==> flow/design.v <==
module s_axi_reg #(
    parameter DATA_WIDTH = 32,
    parameter ADDR_WIDTH = 32,
    parameter BRAM_QUANTITY = 6,
    parameter INTERNAL_ADDR_RANGE = 128,
    parameter ADDR_QUANTITY = 4
) (
    output logic [DATA_WIDTH * BRAM_QUANTITY - 1:0] m_bram_o,
    input                           clk,
    input                           areset,
    input  logic [ADDR_WIDTH - 1:0] awaddr_i,
    input  logic                    awvalid_i,
    output logic                    awready_o,
    input  logic [DATA_WIDTH - 1:0] wdata_i,
    input  logic [             3:0] wstrb_i,
    input  logic                    wvalid_i,
    output logic                    wready_o,
    input  logic [ADDR_WIDTH - 1:0] araddr_i,
    input  logic                    arvalid_i,
    output logic                    arready_o,
    output logic [DATA_WIDTH - 1:0] rdata_o,
    output logic                    rvalid_o,
    input  logic                    rready_i,
    output logic [             1:0] bresp_o,
    output logic                    bvalid_o,
    input  logic                    bready_i,
    input  logic [2:0] master_status_i,
    output logic       status_read_o,
    output logic       master_start_o
);
  logic [DATA_WIDTH - 1:0] BRAM[0 : BRAM_QUANTITY - 1];
  generate
    for (genvar j = 0; j < BRAM_QUANTITY; j++) begin : g_bram_o
      assign m_bram_o[j*DATA_WIDTH +: DATA_WIDTH] = BRAM[j];
    end
  endgenerate
  logic [ADDR_WIDTH - 1:0] write_addr;
  logic [ADDR_WIDTH - 1:0] read_addr;
  logic [DATA_WIDTH - 1:0] wdata_ff;
  logic [DATA_WIDTH - 1:0] rdata_ff;
  logic [             3:0] wstrb_ff;
  logic                    has_addr;
  logic                    has_data;
  logic                    awrite_handshake;
  logic                    write_handshake;
  logic                    resp_handshake;
  logic                    aread_handshake;
  logic                    read_handshake;
  logic                    awcorrect;
  logic                    can_write;
  logic [ADDR_WIDTH - 1:0] write_addr_index;
  assign awrite_handshake = awvalid_i && awready_o;
  assign aread_handshake = arvalid_i && arready_o;
  assign write_handshake = wvalid_i && wready_o;
  assign read_handshake = rvalid_o && rready_i;
  assign awcorrect = write_addr < BRAM_QUANTITY - 1;
  assign write_addr_index = write_addr;
  assign can_write = has_addr && has_data && awcorrect;
  assign rdata_o = rdata_ff;
  always_ff @(posedge clk or negedge areset) begin
    if (~areset) begin
      master_start_o <= '0;
    end else begin
      if (resp_handshake && write_addr == 0 && wdata_ff == 1) begin
        master_start_o <= 1;
      end
      if (master_start_o == 1) begin
        master_start_o <= 0;
      end
    end
  end
  always_ff @(posedge clk or negedge areset) begin
    if (~areset) begin
      awready_o <= 1;
    end else begin
      if (awrite_handshake) begin
        awready_o <= 0;
      end
      if (resp_handshake) begin
        awready_o <= 1;
      end
    end
  end
  always_ff @(posedge clk or negedge areset) begin
    if (~areset) begin
      arready_o <= 1;
    end else begin
      if (aread_handshake) begin
        arready_o <= 0;
      end
      if (read_handshake) begin
        arready_o <= 1;
      end
    end
  end
  always_ff @(posedge clk or negedge areset) begin
    if (~areset) begin
      write_addr <= 0;
    end else begin
      if(awrite_handshake) begin
        write_addr <= (awaddr_i[ADDR_QUANTITY * 4:0] >> 2);
      end
    end
  end
  assign read_addr = (araddr_i[ADDR_QUANTITY * 4:0] >> 2);
  always_ff @(posedge clk or negedge areset) begin
    if (~areset) begin
      wready_o <= 1;
    end else begin
      if (write_handshake) begin
        wready_o <= 0;
      end
      if (resp_handshake) begin
        wready_o <= 1;
      end
    end
  end
  always_ff @(posedge clk or negedge areset) begin
    if (~areset) begin
      rvalid_o <= 0;
    end else begin
      if (aread_handshake) begin
        rvalid_o <= 1;
      end
      if (read_handshake) begin
        rvalid_o <= 0;
      end
    end
  end
  always_ff @(posedge clk or negedge areset) begin
    if (~areset) begin
      wdata_ff <= 0;
      wstrb_ff <= 0;
    end else begin
      if (write_handshake) begin
        wdata_ff <= wdata_i;
        wstrb_ff <= wstrb_i;
      end
    end
  end
  generate
    for (genvar i = 0; i < BRAM_QUANTITY; i++) begin : g_bram
      always_ff @(posedge clk or negedge areset) begin
        if (~areset) begin
          BRAM[i] <= 0;
        end else begin
          if (can_write && write_addr_index == i) begin
            if (wstrb_ff[0] == 1) BRAM[i][7:0] <= wdata_ff[7:0];
            if (wstrb_ff[1] == 1) BRAM[i][(8*1)+7:(8*1)] <= wdata_ff[(8*1)+7:(8*1)];
            if (wstrb_ff[2] == 1) BRAM[i][(8*2)+7:(8*2)] <= wdata_ff[(8*2)+7:(8*2)];
            if (wstrb_ff[3] == 1) BRAM[i][(8*3)+7:(8*3)] <= wdata_ff[(8*3)+7:(8*3)];
          end
        end
      end
    end
  endgenerate
  always_ff @(posedge clk or negedge areset) begin
    if (~areset) begin
      rdata_ff <= 0;
    end else begin
      if (aread_handshake) begin
        rdata_ff <= read_addr < BRAM_QUANTITY - 1 ? BRAM[read_addr[2:0]] : DATA_WIDTH'(master_status_i);
      end
    end
  end
  assign status_read_o = aread_handshake && read_addr >= BRAM_QUANTITY - 1 ? 1 : 0;
  assign resp_handshake = bvalid_o && bready_i;
  always_ff @(posedge clk or negedge areset) begin
    if (~areset) begin
      bvalid_o <= 0;
    end else begin
      if (has_addr && has_data) begin
        bvalid_o <= 1;
      end
      if (resp_handshake) begin
        bvalid_o <= 0;
      end
    end
  end
  always_ff @(posedge clk or negedge areset) begin
    if (~areset) begin
      bresp_o <= 0;
    end else begin
      if (has_addr) begin
        bresp_o <= awcorrect ? 0 : 2;
      end
      if (resp_handshake) begin
        bresp_o <= 0;
      end
    end
  end
  always_ff @(posedge clk or negedge areset) begin
    if (~areset) begin
      has_addr <= 0;
    end else begin
      if (awrite_handshake) begin
        has_addr <= 1;
      end
      if (resp_handshake) begin
        has_addr <= 0;
      end
    end
  end
  always_ff @(posedge clk or negedge areset) begin
    if (~areset) begin
      has_data <= 0;
    end else begin
      if (write_handshake) begin
        has_data <= 1;
      end
      if (resp_handshake) begin
        has_data <= 0;
      end
    end
  end
endmodule
module m_axi_reg #(
    parameter DATA_WIDTH = 32,
    parameter ADDR_WIDTH = 32,
    parameter BRAM_QUANTITY = 6,
    parameter AWSIZE = (DATA_WIDTH >> 3)
) (
    input                           clk,
    input                           areset,
    input  logic [DATA_WIDTH * BRAM_QUANTITY - 1:0] bram_i,
    output logic [             3:0] awid_o,
    output logic [             7:0] awlen_o,
    output logic [             2:0] awsize_o,
    output logic [             1:0] awburst_o,
    output logic [ADDR_WIDTH - 1:0] awaddr_o,
    output logic                    awvalid_o,
    input  logic                    awready_i,
    output logic [             3:0] wid_o,
    output logic [DATA_WIDTH - 1:0] wdata_o,
    output logic [             3:0] wstrb_o,
    output logic                    wlast_o,
    output logic                    wvalid_o,
    input  logic                    wready_i,
    input  logic [             3:0] bid_i,
    input  logic [             1:0] bresp_i,
    input  logic                    bvalid_i,
    output logic                    bready_o,
    output logic [             2:0] master_status_o,
    input  logic                    status_read_i,
    input  logic                    master_start_i
);
  logic [DATA_WIDTH - 1:0]             current_burst_cnt;
  logic [DATA_WIDTH - 1:0]             burst_len;
  logic [             3:0] awid_ff;
  localparam ENABLED = 0, ADDR_W_0 = 1, ADDR_W_1 = 2, LENGTH = 3, INCR_STEP = 4, BTYPE = 5, STATUS = 6;
  logic [DATA_WIDTH - 1:0] BRAM [0 : BRAM_QUANTITY - 1];
  generate
    for (genvar j = 0; j < BRAM_QUANTITY; j++) begin : g_bram_i
      assign BRAM[j] = bram_i[j*DATA_WIDTH +: DATA_WIDTH];
    end
  endgenerate
  logic                     awrite_handshake;
  logic                     write_handshake;
  logic                     response_handshake;
  logic                     is_last_burst;
  logic [DATA_WIDTH - 1:0]  counter_ff;
  logic                     start_transaction;
  logic                     making_transaction;
  logic                     burst_processing;
  logic                     finished_transaction;
  logic                     enabled_last;
  assign awrite_handshake = awvalid_o && awready_i;
  assign write_handshake = wvalid_o && wready_i;
  assign response_handshake = bvalid_i && bready_o;
  assign is_last_burst = current_burst_cnt + 1 >= burst_len;
  assign awid_o = awid_ff;
  assign wid_o = awid_ff;
  always_ff @(posedge clk or negedge areset) begin
    if (~areset) begin
      master_status_o <= '0;
    end else begin
      if(status_read_i) begin
        master_status_o <= '0;
      end
      if(response_handshake) begin
        master_status_o <= { 1'b1, bresp_i };
      end
    end
  end
  always_ff @(posedge clk or negedge areset) begin
    if (~areset) begin
      awid_ff <= '0;
    end else begin
      if(finished_transaction) begin
        awid_ff <= awid_ff + 1;
      end
    end
  end
  assign start_transaction = master_start_i;
  always_ff @(posedge clk or negedge areset) begin
    if (~areset) begin
      making_transaction <= '0;
    end else begin
      if(start_transaction) begin
        making_transaction <= 1;
      end
      if(response_handshake) begin
        making_transaction <= 0;
      end
    end
  end
  always_ff @(posedge clk or negedge areset) begin
    if (~areset) begin
      finished_transaction <= '0;
    end else begin
      if(finished_transaction) begin
        finished_transaction <= 0;
      end
      if(response_handshake) begin
        finished_transaction <= 1;
      end
    end
  end
  always_ff @(posedge clk or negedge areset) begin
    if (~areset) begin
      burst_processing <= 0;
    end else begin
      if(awrite_handshake) begin
        burst_processing <= 1;
      end
      if(wlast_o && write_handshake) begin
        burst_processing <= 0;
      end
    end
  end
  always_ff @(posedge clk or negedge areset) begin
    if (~areset) begin
      awvalid_o <= '0;
    end else begin
      if(start_transaction && !making_transaction) begin
        awvalid_o <= 1;
      end
      if(awrite_handshake) begin
        awvalid_o <= 0;
      end
    end
  end
  assign awaddr_o = ADDR_WIDTH'({ BRAM[ADDR_W_1], BRAM[ADDR_W_0] });
  always_ff @(posedge clk or negedge areset) begin
    if (~areset) begin
      wvalid_o <= '0;
    end else begin
      if(burst_processing && !wvalid_o) 
        wvalid_o <= 1;
      if(write_handshake) 
        wvalid_o <= 0;
    end
  end
  always_ff @(posedge clk or negedge areset) begin
    if (~areset) begin
      wdata_o <= '0;
      wstrb_o <= '1;
    end else begin
      if(awrite_handshake) begin
        wdata_o <= counter_ff;
      end
      if(burst_processing && write_handshake) begin
        wdata_o <= counter_ff + BRAM[INCR_STEP];
      end
    end
  end
  always_ff @(posedge clk or negedge areset) begin
    if (~areset) begin
      bready_o <= '0;
    end else begin
      if(awrite_handshake) begin
        bready_o <= 1;
      end
      if(response_handshake) begin
        bready_o <= 0;
      end
    end
  end
  always_ff @(posedge clk or negedge areset) begin
    if (~areset) begin
      awburst_o <= 0;
      awsize_o <= 'b010;
    end else begin
      if(start_transaction)
      begin
        awburst_o <= 2'b01;
        awsize_o <= 3'b010;
      end
    end
  end
  always_ff @(posedge clk or negedge areset) begin
    if (~areset) begin
      awlen_o <= 0;
    end else begin
      if(start_transaction) begin
        awlen_o <= 8'((BRAM[LENGTH] / AWSIZE) - 1);
      end
    end
  end
  assign wlast_o = is_last_burst;
  assign burst_len = DATA_WIDTH'(awlen_o) + 1;
  always_ff @(posedge clk or negedge areset) begin
    if (~areset) begin
      current_burst_cnt <= 0;
    end else begin
      if(start_transaction && !making_transaction) begin
        current_burst_cnt <= 0;
      end
      if(burst_processing && write_handshake) begin
        if(is_last_burst) 
          current_burst_cnt <= 0;
        else 
          current_burst_cnt <= current_burst_cnt + 1;
      end
    end
  end
  always_ff @(posedge clk or negedge areset) begin
    if (~areset) begin
      counter_ff <= '0;
    end else begin
      if(burst_processing && write_handshake) begin
        counter_ff <= counter_ff + BRAM[INCR_STEP];
      end
      if(finished_transaction) begin
        counter_ff <= '0;
      end
    end
  end
endmodule
module master_top#(
    parameter DATA_WIDTH = 32,
    parameter ADDR_WIDTH = 32,
    parameter BRAM_QUANTITY = 6,
    parameter INTERNAL_ADDR_RANGE = 128
)(
    input                           clk,
    input                           areset,
    input  logic [             3:0] awid_i,
    input  logic [ADDR_WIDTH - 1:0] awaddr_i,
    input  logic                    awvalid_i,
    output logic                    awready_o,
    input  logic [             3:0] wid_i,
    input  logic [DATA_WIDTH - 1:0] wdata_i,
    input  logic [             3:0] wstrb_i,
    input  logic                    wlast_i,
    input  logic                    wvalid_i,
    output logic                    wready_o,
    input  logic [             3:0] arid_i,
    input  logic [ADDR_WIDTH - 1:0] araddr_i,
    input  logic                    arvalid_i,
    output logic                    arready_o,
    output logic [             3:0] rid_o,
    output logic [DATA_WIDTH - 1:0] rdata_o,
    output logic                    rlast_o,
    output logic                    rvalid_o,
    input  logic                    rready_i,
    output logic [             3:0] bid_o,
    output logic [             1:0] bresp_o,
    output logic                    bvalid_o,
    input  logic                    bready_i,
    output logic [             3:0] m_awid_o,
    output logic [             7:0] m_awlen_o,
    output logic [             2:0] m_awsize_o,
    output logic [             1:0] m_awburst_o,
    output logic [ADDR_WIDTH - 1:0] m_awaddr_o,
    output logic                    m_awvalid_o,
    input  logic                    m_awready_i,
    output logic [             3:0] m_wid_o,
    output logic [DATA_WIDTH - 1:0] m_wdata_o,
    output logic [             3:0] m_wstrb_o,
    output logic                    m_wlast_o,
    output logic                    m_wvalid_o,
    input  logic                    m_wready_i,
    input  logic [             3:0] m_bid_i,
    input  logic [             1:0] m_bresp_i,
    input  logic                    m_bvalid_i,
    output logic                    m_bready_o
);
wire [DATA_WIDTH * BRAM_QUANTITY - 1:0] m_bram;
assign rid_o   = 4'd0;
assign bid_o   = 4'd0;
assign rlast_o = 1'b1;
wire [             2:0] master_status;
wire                    master_start;
wire                    status_read;
s_axi_reg #(
    .DATA_WIDTH (DATA_WIDTH),
    .ADDR_WIDTH (ADDR_WIDTH),
    .BRAM_QUANTITY (BRAM_QUANTITY),
    .INTERNAL_ADDR_RANGE (INTERNAL_ADDR_RANGE)
) axi_slave_0
(
    .clk            (clk),
    .areset         (areset),
    .m_bram_o       (m_bram),
    .awaddr_i       (awaddr_i),
    .awvalid_i      (awvalid_i),
    .awready_o      (awready_o),
    .wdata_i        (wdata_i),
    .wstrb_i        (wstrb_i),
    .wvalid_i       (wvalid_i),
    .wready_o       (wready_o),
    .bresp_o        (bresp_o),
    .bvalid_o       (bvalid_o),
    .araddr_i       (araddr_i),
    .arvalid_i      (arvalid_i),
    .rready_i       (rready_i),
    .bready_i       (bready_i),
    .arready_o      (arready_o),
    .rvalid_o       (rvalid_o),
    .rdata_o        (rdata_o),
    .master_status_i(master_status),
    .status_read_o  (status_read),
    .master_start_o (master_start)
);
m_axi_reg #(
    .DATA_WIDTH (DATA_WIDTH),
    .ADDR_WIDTH (ADDR_WIDTH),
    .BRAM_QUANTITY (BRAM_QUANTITY)
) axi_master_0
(
    .clk            (clk),
    .areset         (areset),
    .bram_i         (m_bram),
    .awid_o         (m_awid_o),
    .awlen_o        (m_awlen_o),
    .awsize_o       (m_awsize_o),
    .awburst_o      (m_awburst_o),
    .awaddr_o       (m_awaddr_o),
    .awvalid_o      (m_awvalid_o),
    .awready_i      (m_awready_i),
    .wid_o          (m_wid_o),
    .wdata_o        (m_wdata_o),
    .wstrb_o        (m_wstrb_o),
    .wlast_o        (m_wlast_o),
    .wvalid_o       (m_wvalid_o),
    .wready_i       (m_wready_i),
    .bid_i          (m_bid_i),
    .bresp_i        (m_bresp_i),
    .bvalid_i       (m_bvalid_i),
    .bready_o       (m_bready_o),
    .master_status_o(master_status),
    .status_read_i  (status_read),
    .master_start_i (master_start)
);
endmodule
# Reports on master_top
# Module master_top before and after one edit of its RTL, step after step.
# "before" refers to lines of the RTL above, "after" to lines of the edited file.
# "change" is "after" less "before", of the values as shown.
# Operators carry their Yosys type and port widths (W data, S select, Z words).
# Cell names lack the library's common part.
# The mark - stands for no value.
# design
top	master_top
clk_port	clk
lib	sky130hd
corner	tt_025C_1v80

# Edit of the RTL
# Unified diff, file above to edited file.
# A script made this edit; it was not meant as an optimisation.
# begin of diff
@@ -245,5 +245,5 @@
     input  logic                    master_start_i
 );
-  logic [DATA_WIDTH - 1:0]             current_burst_cnt;
+  logic [DATA_WIDTH/2-1:0]             current_burst_cnt;
   logic [DATA_WIDTH - 1:0]             burst_len;
   logic [             3:0] awid_ff;
# end of diff

# After elaboration
# Counts by Yosys on the flattened word-level netlist (proc, flatten, opt, wreduce). Print and check cells are left out. Cells with the same type and inputs are merged into one.
# classes
item	before	after	change
mux	41	41	0
equal	11	11	0
n_div	0	0	0
shifts	0	0	0
n_logic	0	0	0
n_cmp	4	4	0
multipliers	0	0	0
reduce_logical	65	65	0
n_addsub	5	5	0
# ops
cell	before	after	change
$mux W32	8	5	-3
$mux W16	0	3	3
$add A32 B1 Y32 const B	1	0	-1
$add A16 B1 Y17 const B	0	1	1
$mux W1	27	27	0
$reduce_and A2 Y1	24	24	0
$logic_and A1 B1 Y1	23	23	0
$reduce_bool A2 Y1	14	14	0
$mux W2	3	3	0
$eq A15 B2 Y1 const B	2	2	0
$eq A15 B3 Y1 const B	2	2	0
$eq A3 B2 Y1 const B	2	2	0
$eq A3 B3 Y1 const B	2	2	0
$logic_not A1 Y1	2	2	0
$lt A15 B3 Y1 const B	2	2	0
$mux W3	2	2	0
$add A32 B32 Y32	1	1	0
$add A4 B1 Y4 const B	1	1	0
$add A8 B1 Y9 const B	1	1	0
$eq A15 B1 Y1 const B	1	1	0
$eq A3 B1 Y1 const B	1	1	0
$eq A32 B1 Y1 const B	1	1	0
$ge A15 B3 Y1 const B	1	1	0
$ge A32 B9 Y1	1	1	0
$logic_not A3 Y1	1	1	0
$logic_not A32 Y1	1	1	0
$pmux W32 S6	1	1	0
$sub A8 B1 Y8 const B	1	1	0
# bits
item	before	after	change
romBits	0	0	0
latchBits	0	0	0
mem_bits_rw	0	0	0
clocked_rd_ports_x_width	0	0	0
word_cells	176	176	0
memories	0	0	0
register_bits	403	387	-16

# Depth
# Depth = most cells in a row (Yosys ltp): at word level without a register or memory, in the mapped netlist without a sequential cell, where the memories' decode and read muxes count.
# logic_depth
item	before	after	change
ltp_word	5	5	0
ABC_AREA	0	0	-
mapped_depth	13	12	-1
ltp_nobuf	12	10	-2

# After synthesis
# Yosys stat after the flow's synthesis: flattened, memories mapped to cells. It holds for the ABC_AREA given above (unset counts as 0); a run with the other value may have another netlist.
# by_type
type	before	after	change
nor2_1	83	107	24
and3_1	34	17	-17
dfrtp_1	399	383	-16
nand2_1	159	172	13
a22o_1	22	9	-13
mux2i_1	64	75	11
o31ai_1	19	11	-8
xnor2_1	33	27	-6
nand4_1	18	12	-6
clkbuf_1	101	106	5
xor2_1	23	18	-5
a211oi_1	21	16	-5
or2_2	8	3	-5
o21bai_1	7	2	-5
a31oi_1	20	24	4
nor3_1	14	18	4
and2_1	5	9	4
nor3b_1	1	5	4
# Not every row of either side is listed.
# synth_totals
item	before	after	change
mapped_cells	1743	1716	-27
n_buf	132	139	7
sequential_area_um2	10063.4	9663.0	-400.4
ff_cells	402	386	-16
area_um2	19313.5	18604.1	-709.4
# By module: a second synthesis without flattening, with its own total; a netlist apart from the flattened one above.
# unflattened
item	before	after	change
hier_cells	1782	1671	-111
area_unflattened_um2	20023.0	19065.8	-957.2
# Each row is one instance without its submodules.
# by_module_before
mod	mod_seq_area_um2	mod_area_um2	cells	n_inst
s_axi_reg	7110.6	12426.9	943	1
m_axi_reg	2952.8	7521.0	828	1
master_top	0.0	75.1	11	1
# by_module_after
mod	mod_seq_area_um2	mod_area_um2	cells	n_inst
s_axi_reg	7110.6	12426.9	943	1
m_axi_reg	2552.4	6563.8	717	1
master_top	0.0	75.1	11	1

# Worst setup path after synthesis
# Path of least setup slack by OpenSTA after synthesis, without wires, with an ideal clock, recovery checks aside; 20% of the period is set as input and as output delay. Where synthesis merged equal registers, the netlist keeps one of their names.
# synth_timing
item	before	after	change
path_kind	reg-to-output	reg-to-output	-
startpoint	register axi_master_0.current_burst_cnt[2]	register axi_master_0.current_burst_cnt[0]	-
endpoint	output port m_wlast_o	output port m_wlast_o	-
out_delay_ns	1.600	1.600	0.000
required_time_ns	6.400	6.400	0.000
t_arrival_ns	2.672	2.155	-0.517
delay_ns	2.672	2.155	-0.517
stages	13	10	-3
path_slack_ns	3.728	4.245	0.517
launch_ns	0.000	0.000	0.000
tclk_ns	8.0	8.0	0.0
period_less_setup_slack_ns	4.272	3.755	-0.517
# "delay_ns" is the arrival time less input delay plus setup time.
# A path that ends at an output port has no setup time.
# "stages" counts driving pins, that of a launching flip-flop among them; a cell with two outputs on the path counts twice.
# "period_less_setup_slack_ns" is the clock period less the worst setup slack; recovery checks do not enter. This is arithmetic on one report: input and output delays are still those of the set period (20% each).
# Between the ends stands the longest chain of elaborated cells between them, by number of cells; it is not shown to be the way that was timed. Of several equally long chains one is given.
# A line is the first line of the expression or statement that the cell stems from. Yosys adds cells for indexed reads and writes and turns some case tables into memories.
# At most two assigning lines are given for a register; there are more.
# synth_between_before
cell_sequence	dfrtp_1 -> and3_2 -> and3_1 -> clkbuf_1 -> nand2_1 -> xnor2_1 -> ha_1 -> a21o_1 -> a21oi_1 -> o2111ai_1 -> nor4_1 -> o211ai_1 -> or3_1
elab_chain_cells	2
cells_between	2
classes_between	add/sub: 1; compare: 1
# synth_lines_before
item	line_no	text
from (decl)	247	logic [DATA_WIDTH - 1:0]             current_burst_cnt;
from (assign)	404	current_burst_cnt <= 0;
from (assign)	413	current_burst_cnt <= current_burst_cnt + 1;
$add A32 B1 Y32	270	assign is_last_burst = current_burst_cnt + 1 >= burst_len;
$ge A32 B9 Y1	270
to (decl)	471	output logic                    m_wlast_o,
# synth_between_after
cell_sequence	dfrtp_1 -> ha_1 -> nand3_2 -> or3_1 -> buf_2 -> o41a_1 -> o21ai_1 -> o2111ai_1 -> a21oi_2 -> inv_1
elab_chain_cells	2
cells_between	2
classes_between	add/sub: 1; compare: 1
# synth_lines_after
item	line_no	text
from (decl)	247	logic [DATA_WIDTH/2-1:0]             current_burst_cnt;
from (assign)	404	current_burst_cnt <= 0;
from (assign)	413	current_burst_cnt <= current_burst_cnt + 1;
$add A16 B1 Y17	270	assign is_last_burst = current_burst_cnt + 1 >= burst_len;
$ge A32 B9 Y1	270
to (decl)	471	output logic                    m_wlast_o,

# Worst path after layout
# From the final timing report of each run of pair 1: the path of least setup slack in the routed layout; clock arrival at registers is part of the times.
# layout_timing
item	before	after	change
path_kind	reg-to-output	reg-to-output	-
startpoint	register axi_master_0.current_burst_cnt[2]	register axi_master_0.current_burst_cnt[0]	-
endpoint	output port m_wlast_o	output port m_wlast_o	-
required_time_ns	6.40	6.40	0.00
stages	13	11	-2
out_delay_ns	1.60	1.60	0.00
launch_ns	0.58	0.57	-0.01
tclk_ns	8.0	8.0	0.0
t_arrival_ns	4.20	3.88	-0.32
path_slack_ns	2.20	2.52	0.32
# Between the ends stands the longest chain of elaborated cells between them, by number of cells; it is not shown to be the way that was timed. Of several equally long chains one is given.
# At most two assigning lines are given for a register; there are more.
# layout_between_before
cell_sequence	dfrtp_1 -> and3_2 -> and3_1 -> nand2_1 -> xnor2_1 -> ha_1 -> a21o_1 -> a21oi_1 -> o2111ai_1 -> nor4_1 -> o211ai_1 -> or3_1 -> clkdlybuf4s50_1
elab_chain_cells	2
cells_between	2
classes_between	add/sub: 1; compare: 1
# layout_lines_before
item	line_no	text
from (decl)	247	logic [DATA_WIDTH - 1:0]             current_burst_cnt;
from (assign)	404	current_burst_cnt <= 0;
from (assign)	413	current_burst_cnt <= current_burst_cnt + 1;
$add A32 B1 Y32	270	assign is_last_burst = current_burst_cnt + 1 >= burst_len;
$ge A32 B9 Y1	270
to (decl)	471	output logic                    m_wlast_o,
# layout_between_after
cell_sequence	dfrtp_1 -> ha_1 -> nand3_2 -> or3_1 -> xnor2_1 -> ha_1 -> nor3_1 -> o2111ai_1 -> a21oi_2 -> inv_1 -> clkdlybuf4s50_1
elab_chain_cells	2
cells_between	2
classes_between	add/sub: 1; compare: 1
# layout_lines_after
item	line_no	text
from (decl)	247	logic [DATA_WIDTH/2-1:0]             current_burst_cnt;
from (assign)	404	current_burst_cnt <= 0;
from (assign)	413	current_burst_cnt <= current_burst_cnt + 1;
$add A16 B1 Y17	270	assign is_last_burst = current_burst_cnt + 1 >= burst_len;
$ge A32 B9 Y1	270
to (decl)	471	output logic                    m_wlast_o,

# Layout results
# Runs of the flow (Yosys, OpenROAD) on both versions; the two runs of a pair have the same settings. The constraints put input and output delay at 20% of the set period each and load the outputs with 0.01 pF.
# settings_pair_1
CORE_UTILIZATION	40
PLACE_DENSITY	0.6
period_ns	8.0
CAP_MARGIN	20
CORE_MARGIN	2
SLEW_MARGIN	20
# results_pair_1
item	before	after	change
holdWs_ns	0.375	0.374	-0.001
final_stdcell_area_um2	23097.2	22303.9	-793.3
final_util_pct	48.4	48.2	-0.2
power_w	0.005227	0.005073	-0.000154
achieved_period_ns	5.802	5.477	-0.325
design.die.area_um2	50057.4	48250.5	-1806.9
fin_tns_ns	0.000	0.000	0.000
synthArea_um2	19313.5	18604.1	-709.4
worst_setup_slack_ns	2.198	2.523	0.325
# settings_pair_2
ABC_AREA	0
CAP_MARGIN	20
CORE_MARGIN	2
CORE_UTILIZATION	47
CTS_CLUSTER_DIAMETER	395
CTS_CLUSTER_SIZE	33
PLACE_DENSITY_LB_ADDON	0.27
period_ns	4.19
SLEW_MARGIN	20
# results_pair_2
item	before	after	change
final_stdcell_area_um2	22514.1	21393.0	-1121.1
final_util_pct	55.3	55.1	-0.2
power_w	0.008056	0.007799	-0.000257
achieved_period_ns	4.191	3.963	-0.228
design.die.area_um2	42731.1	41190.7	-1540.4
fin_tns_ns	-0.001	0.000	0.001
synthArea_um2	19313.5	18604.1	-709.4
worst_setup_slack_ns	-0.001	0.227	0.228
# By "achieved_period_ns" is meant the clock period of the run minus its worst setup slack. This is arithmetic on one report: input and output delays are still those of the set period (20% each).
# "power_w" is the tool's figure for a default switching activity; nothing was simulated.
